==> flow/design.v <==
`timescale 1ns/100ps
module mult_stage( input clock, reset, start, nuke, 
		   input [63:0] product_in, mplier_in, mcand_in,
		   output logic done,
		   output logic [63:0] product_out, mplier_out, mcand_out
		  );
	logic [63:0] prod_in_reg, partial_prod_reg;
	logic [63:0] partial_product, next_mplier, next_mcand;
	assign product_out = prod_in_reg + partial_prod_reg;
	assign partial_product = mplier_in[7:0] * mcand_in;
	assign next_mplier = {8'b0,mplier_in[63:8]};
	assign next_mcand = {mcand_in[55:0],8'b0};
	always_ff @(posedge clock) begin
		prod_in_reg      <= product_in;
		partial_prod_reg <= partial_product;
		mplier_out       <= next_mplier;
		mcand_out        <= next_mcand;
	end
	always_ff @(posedge clock) begin
		if(reset)
			done <= 1'b0;
		else if(nuke)
			done <= 1'b0;
		else
			done <= start;
	end
endmodule
`timescale 1ns/100ps
module mult(	input clock, reset, nuke, 
		input [63:0] mcand, mplier,
		input start,
		output [63:0] product,
		output done
	   );
  	logic [63:0] mcand_out, mplier_out;
  	logic [(7*64)-1:0] internal_products, internal_mcands, internal_mpliers;
  	logic [6:0] internal_dones;
	mult_stage mstage [7:0]  (
		.clock(clock),
		.reset(reset),
		.nuke(nuke), 
		.product_in({internal_products,64'h0}),
		.mplier_in({internal_mpliers,mplier}),
		.mcand_in({internal_mcands,mcand}),
		.start({internal_dones,start}),
		.product_out({product,internal_products}),
		.mplier_out({mplier_out,internal_mpliers}),
		.mcand_out({mcand_out,internal_mcands}),
		.done({done,internal_dones})
	);
endmodule
--- tool output ---
======== Step by step through the tools: mult ========
Tool output for the design above before and after an edit, in the order of the flow.
"before" refers to lines of the RTL above, "after" to lines of the edited file.
"difference": "after" minus "before" as printed here.
Operators: Yosys type, input widths -> output width; for muxes data width and select width s.
Cell names lack the library's common part.
The mark n/a stands for no value.
inputs
  design top .............................. mult
  clock ................................... clock
  standard-cell library ................... sky130hd
  corner .................................. tt_025C_1v80

======== Edit of the RTL ========
The edit as a unified diff against the file above.
The edit is scripted: it alters the design's behaviour and was not made to optimise anything.
begin of diff
@@ -13,8 +13,8 @@
 	always_ff @(posedge clock) begin
 		prod_in_reg      <= product_in;
-		partial_prod_reg <= partial_product;
 		mplier_out       <= next_mplier;
 		mcand_out        <= next_mcand;
 	end
+	always_comb partial_prod_reg = partial_product;
 	always_ff @(posedge clock) begin
 		if(reset)
end of diff

======== Elaborated design ========
Counts by Yosys on the flattened word-level netlist (proc, flatten, opt, wreduce; memories kept). Register bits leave out memories and registers merged into their read ports (data or address); mux counts leave out enables and synchronous resets folded into registers. Print and check cells are left out. Cells with the same type and inputs are merged into one.
word-level totals
  element                          before  after  difference
  ROM bits                         0       0      0
  memories kept                    0       0      0
  word-level cells                 53      45     -8
  register bits after elaboration  1192    904    -288
  latch bits                       0       0      0
  word width x clocked read ports  0       0      0
  output and inout port bits       65      65     0
  memory bits (writable)           0       0      0
operators by class
  element                     before  after  difference
  $lt $le $gt $ge             0       0      0
  $mul                        8       8      0
  add/subtract/negate cells   7       7      0
  div/mod/pow operators       0       0      0
  reduce/logical cells        1       1      0
  equal/unequal tests         0       0      0
  shifts and indexed selects  0       0      0
  bitwise operators           0       0      0
  mux-type cells              0       0      0
Operator kinds equal on both sides are left out: 10.

======== Logic depth ========
Yosys ltp: most cells in a row. Word level: on the elaborated netlist, between registers, memories and ports. Mapped: between sequential cells and ports; inverters and the memories' decode and read muxes count.
depth
  element                        before  after  difference
  depth in word-level cells      1       2      +1
  ABC_AREA                       0       0      n/a
  gate-level depth with buffers  23      35     +12
  mapped depth without buffers   21      33     +12

======== Netlist ========
Source: synth_stat.txt of the flow (Yosys; design flattened, memories mapped). It holds for the ABC_AREA given above (unset counts as 0); a run with the other value may have another netlist.
mapped netlist
  element              before     after      difference
  buffer cells         289        305        +16
  mapped area (sq mm)  0.0941691  0.0875552  -0.0066139
  mapped flip-flops    1192       904        -288
  mapped cells         9442       9104       -338
cell types
  type      before  after  difference
  and2_1    1505    1164   -341
  nand2_1   768     1107   +339
  dfxtp_1   1192    904    -288
  nor2_1    251     195    -56
  a21oi_1   381     415    +34
  o21bai_1  61      91     +30
  inv_1     1262    1237   -25
  o21ai_0   222     198    -24
  nand2b_1  66      48     -18
  o21a_1    67      52     -15
  xnor2_1   401     389    -12
  xor2_1    129     141    +12
  and3_1    28      38     +10
  buf_1     0       9      +9
  a21boi_0  20      12     -8
  ha_1      569     576    +7
  a21o_1    232     225    -7
  o31ai_1   18      11     -7
Cell types equal on both sides are left out: 17.
The list need not be complete.
By module: a second synthesis without flattening, with its own total; a netlist apart from the flattened one above.
second synthesis, totals
  element                                          before     after      difference
  cells (unflattened synthesis)                    19361      17161      -2200
  area total of the unflattened synthesis (sq mm)  0.1847509  0.1622694  -0.0224815
Each row is one instance without its submodules.
modules, before
  module      times used  seq. area (sq mm)  cells  area (sq mm)
  mult_stage  8           0.0048246          2420   0.0230934
  mult        1           0                  1      0.0000038
modules, after
  module      times used  seq. area (sq mm)  cells  area (sq mm)
  mult_stage  8           0.0035434          2145   0.0202832
  mult        1           0                  1      0.0000038

======== Worst setup path after synthesis ========
Path of least setup slack by OpenSTA after synthesis, without wires, with an ideal clock, recovery checks aside; 20% of the period is set as input and as output delay. Where synthesis merged equal registers, the netlist keeps one of their names.
path post-synthesis
  element                        before                              after                          difference
  path type                      input to register                   register to register           n/a
  from                           in mplier[5]                        reg mstage[0].mplier_out[6]    n/a
  to                             reg mstage[0].partial_prod_reg[48]  reg mstage[2].prod_in_reg[62]  n/a
  arrival time (ps)              6360                                7643                           +1283
  setup time (ps)                125                                 72                             -53
  stages                         22                                  34                             +12
  period (ps)                    7000                                7000                           0
  buffers on the path            2                                   3                              +1
  delay of the path (ps)         5085                                7715                           +2630
  time at the first pin (ps)     1400                                0                              -1400
  path slack (ps)                516                                 -716                           -1232
  synthesis period reached (ps)  6484                                7716                           +1232
"delay of the path" is the arrival time less input delay plus setup time.
"stages" counts driving pins, that of a launching flip-flop among them; a cell with two outputs on the path counts twice.
"synthesis period reached" is the clock period less the worst setup slack; recovery checks do not enter. This is arithmetic on one report: input and output delays are still those of the set period (20% each).
Between the ends stands the longest chain of elaborated cells between them, by number of cells; it is not shown to be the way that was timed. Of several equally long chains one is given.
A line is the first line of the expression or statement that the cell stems from. Yosys adds cells for indexed reads and writes and turns some case tables into memories.
between the ends, post-synthesis, before
  cell sequence ........................... clkbuf_1 -> clkbuf_1 -> nand2_1 -> fa_1 -> inv_1 -> fa_1 -> fa_1 -> inv_1 -> fa_1 -> inv_1 -> ha_1 -> a2111oi_0 -> o21ai_0 -> a32oi_1 -> o21ai_0 -> a21oi_1 -> o21ai_0 -> o21ai_0 -> o41a_1 -> o21ai_0 -> a21oi_1 -> xnor2_1
  length of the longest elaborated chain .. 1
ends and longest elaborated chain, post-synthesis, before
  element             RTL line  RTL
  start: declaration  30        input [63:0] mcand, mplier,
  $mul 8x64->64       10
  end: assignment     15
  end: declaration    7         logic [63:0] prod_in_reg, partial_prod_reg;
between the ends, post-synthesis, after
  cell sequence ........................... dfxtp_1 -> clkbuf_1 -> clkbuf_1 -> nand2_1 -> fa_1 -> fa_1 -> inv_1 -> fa_1 -> inv_1 -> fa_1 -> inv_1 -> ha_1 -> a21o_1 -> a31o_2 -> or3b_1 -> a211o_1 -> a21oi_1 -> o211ai_1 -> a31oi_2 -> a21o_1 -> a21oi_1 -> xnor2_1 -> ha_1 -> clkbuf_1 -> a21o_1 -> a21o_1 -> a21oi_1 -> o21ai_0 -> a221o_1 -> or3_1 -> o31ai_2 -> o21ai_1 -> a221oi_1 -> xnor2_1
  length of the longest elaborated chain .. 2
ends and longest elaborated chain, post-synthesis, after
  element             RTL line  RTL
  start: declaration  5
  start: assignment   15        mplier_out <= next_mplier;
  $mul 8x56->56       10
  $add 64x64->64      9
  end: assignment     14
  end: declaration    7         logic [63:0] prod_in_reg, partial_prod_reg;

======== Path in the finished layout ========
From the final timing report of the runs of pair 1: the path of least setup slack in the routed layout; clock arrival at registers is part of the times.
The path's times are printed in steps of 10 ps; the period is the one set.
path after layout
  element                     before                              after                          difference
  path type                   input to register                   register to register           n/a
  from                        in mplier[2]                        reg mstage[0].mplier_out[5]    n/a
  to                          reg mstage[0].partial_prod_reg[59]  reg mstage[2].prod_in_reg[62]  n/a
  buffers on the path         3                                   3                              0
  time at the first pin (ps)  1400                                760                            -640
  path slack (ps)             400                                 -320                           -720
  period (ps)                 7000                                7000                           0
  setup time (ps)             70                                  120                            +50
  stages                      22                                  32                             +10
  arrival time (ps)           7310                                7990                           +680
Between the ends stands the longest chain of elaborated cells between them, by number of cells; it is not shown to be the way that was timed. Of several equally long chains one is given.
between the ends, after layout, before
  cell sequence ........................... clkdlybuf4s50_1 -> buf_12 -> and2_1 -> fa_1 -> fa_1 -> fa_1 -> inv_1 -> fa_1 -> inv_1 -> ha_1 -> a21o_1 -> or3_1 -> o2111ai_1 -> o211ai_1 -> a21oi_1 -> buf_4 -> nor4_1 -> o21ai_0 -> nand2_1 -> a221o_1 -> a21boi_0 -> xnor2_1
  length of the longest elaborated chain .. 1
ends and longest elaborated chain, after layout, before
  element             RTL line  RTL
  start: declaration  30        input [63:0] mcand, mplier,
  $mul 8x64->64       10
  end: assignment     15
  end: declaration    7         logic [63:0] prod_in_reg, partial_prod_reg;
between the ends, after layout, after
  cell sequence ........................... dfxtp_4 -> buf_12 -> buf_6 -> and2_4 -> fa_1 -> fa_1 -> fa_1 -> inv_1 -> fa_1 -> inv_2 -> ha_4 -> nand4_1 -> or3b_4 -> a211o_1 -> a21oi_4 -> o211ai_1 -> buf_4 -> a31oi_4 -> a21o_1 -> a21oi_2 -> xnor2_1 -> ha_1 -> a21o_1 -> a21o_1 -> a21oi_2 -> o21ai_1 -> a221o_1 -> or3_4 -> o31ai_4 -> o21ai_2 -> a221oi_2 -> xnor2_1
  length of the longest elaborated chain .. 2
ends and longest elaborated chain, after layout, after
  element             RTL line  RTL
  start: declaration  5
  start: assignment   15        mplier_out <= next_mplier;
  $mul 8x56->56       10
  $add 64x64->64      9
  end: assignment     14
  end: declaration    7         logic [63:0] prod_in_reg, partial_prod_reg;

======== Measured runs ========
Runs of the flow (Yosys, OpenROAD) on both versions; the two runs of a pair have the same settings. The constraints put input and output delay at 20% of the set period each and load the outputs with 0.01 pF.
flow settings, pair 1
  CORE_UTILIZATION ........................ 40
  period_ns ............................... 7.0
  CAP_MARGIN .............................. 20
  CORE_MARGIN ............................. 2
  SLEW_MARGIN ............................. 20
final reports, pair 1
  element                                    before     after      difference
  worst setup slack after layout (ps)        402        -323       -725
  period achieved (ps)                       6598       7323       +725
  std-cell area (final layout) (sq mm)       0.105534   0.105706   +0.000172
  smallest hold slack (ps)                   307        297        -10
  total negative slack on setup checks (ps)  0          -1649      -1649
  die size (sq mm)                           0.239322   0.222647   -0.016675
  utilization of the finished layout         0.45       0.486      +0.036
  Yosys chip area after synthesis (sq mm)    0.0941691  0.0875552  -0.0066139
flow settings, pair 2
  ABC_AREA ................................ 1
  CELL_PAD_IN_SITES_DETAIL_PLACEMENT ...... 0
  CORE_MARGIN ............................. 8
  CORE_UTILIZATION ........................ 56
  CTS_CLUSTER_DIAMETER .................... 285
  CTS_CLUSTER_SIZE ........................ 61
  GPL_TIMING_DRIVEN ....................... 1
  MAX_ROUTING_LAYER ....................... met4
  MIN_ROUTING_LAYER ....................... met1
  PLACE_DENSITY ........................... 0.89
  SETUP_SLACK_MARGIN ...................... -0.33
  TNS_END_PERCENT ......................... 85
  period_ns ............................... 5.6
  CAP_MARGIN .............................. 20
  SLEW_MARGIN ............................. 20
final reports, pair 2
  element                                    before     after
  worst setup slack after layout (ps)        449        n/a
  period achieved (ps)                       5151       n/a
  std-cell area (final layout) (sq mm)       0.118897   n/a
  smallest hold slack (ps)                   311        n/a
  total negative slack on setup checks (ps)  0          n/a
  die size (sq mm)                           0.213121   n/a
  utilization of the finished layout         0.602      n/a
  power consumption (W)                      0.077763   n/a
  Yosys chip area after synthesis (sq mm)    0.1112192  n/a
pair 2, after: stopped before the end: routing reported ODB-0269.
"period achieved" = clock period - worst setup slack. The figure is calculated, with input and output delays left at 20% of the set period.
"power consumption": no workload was simulated; the value follows from the tool's default switching activity.
--- end ---
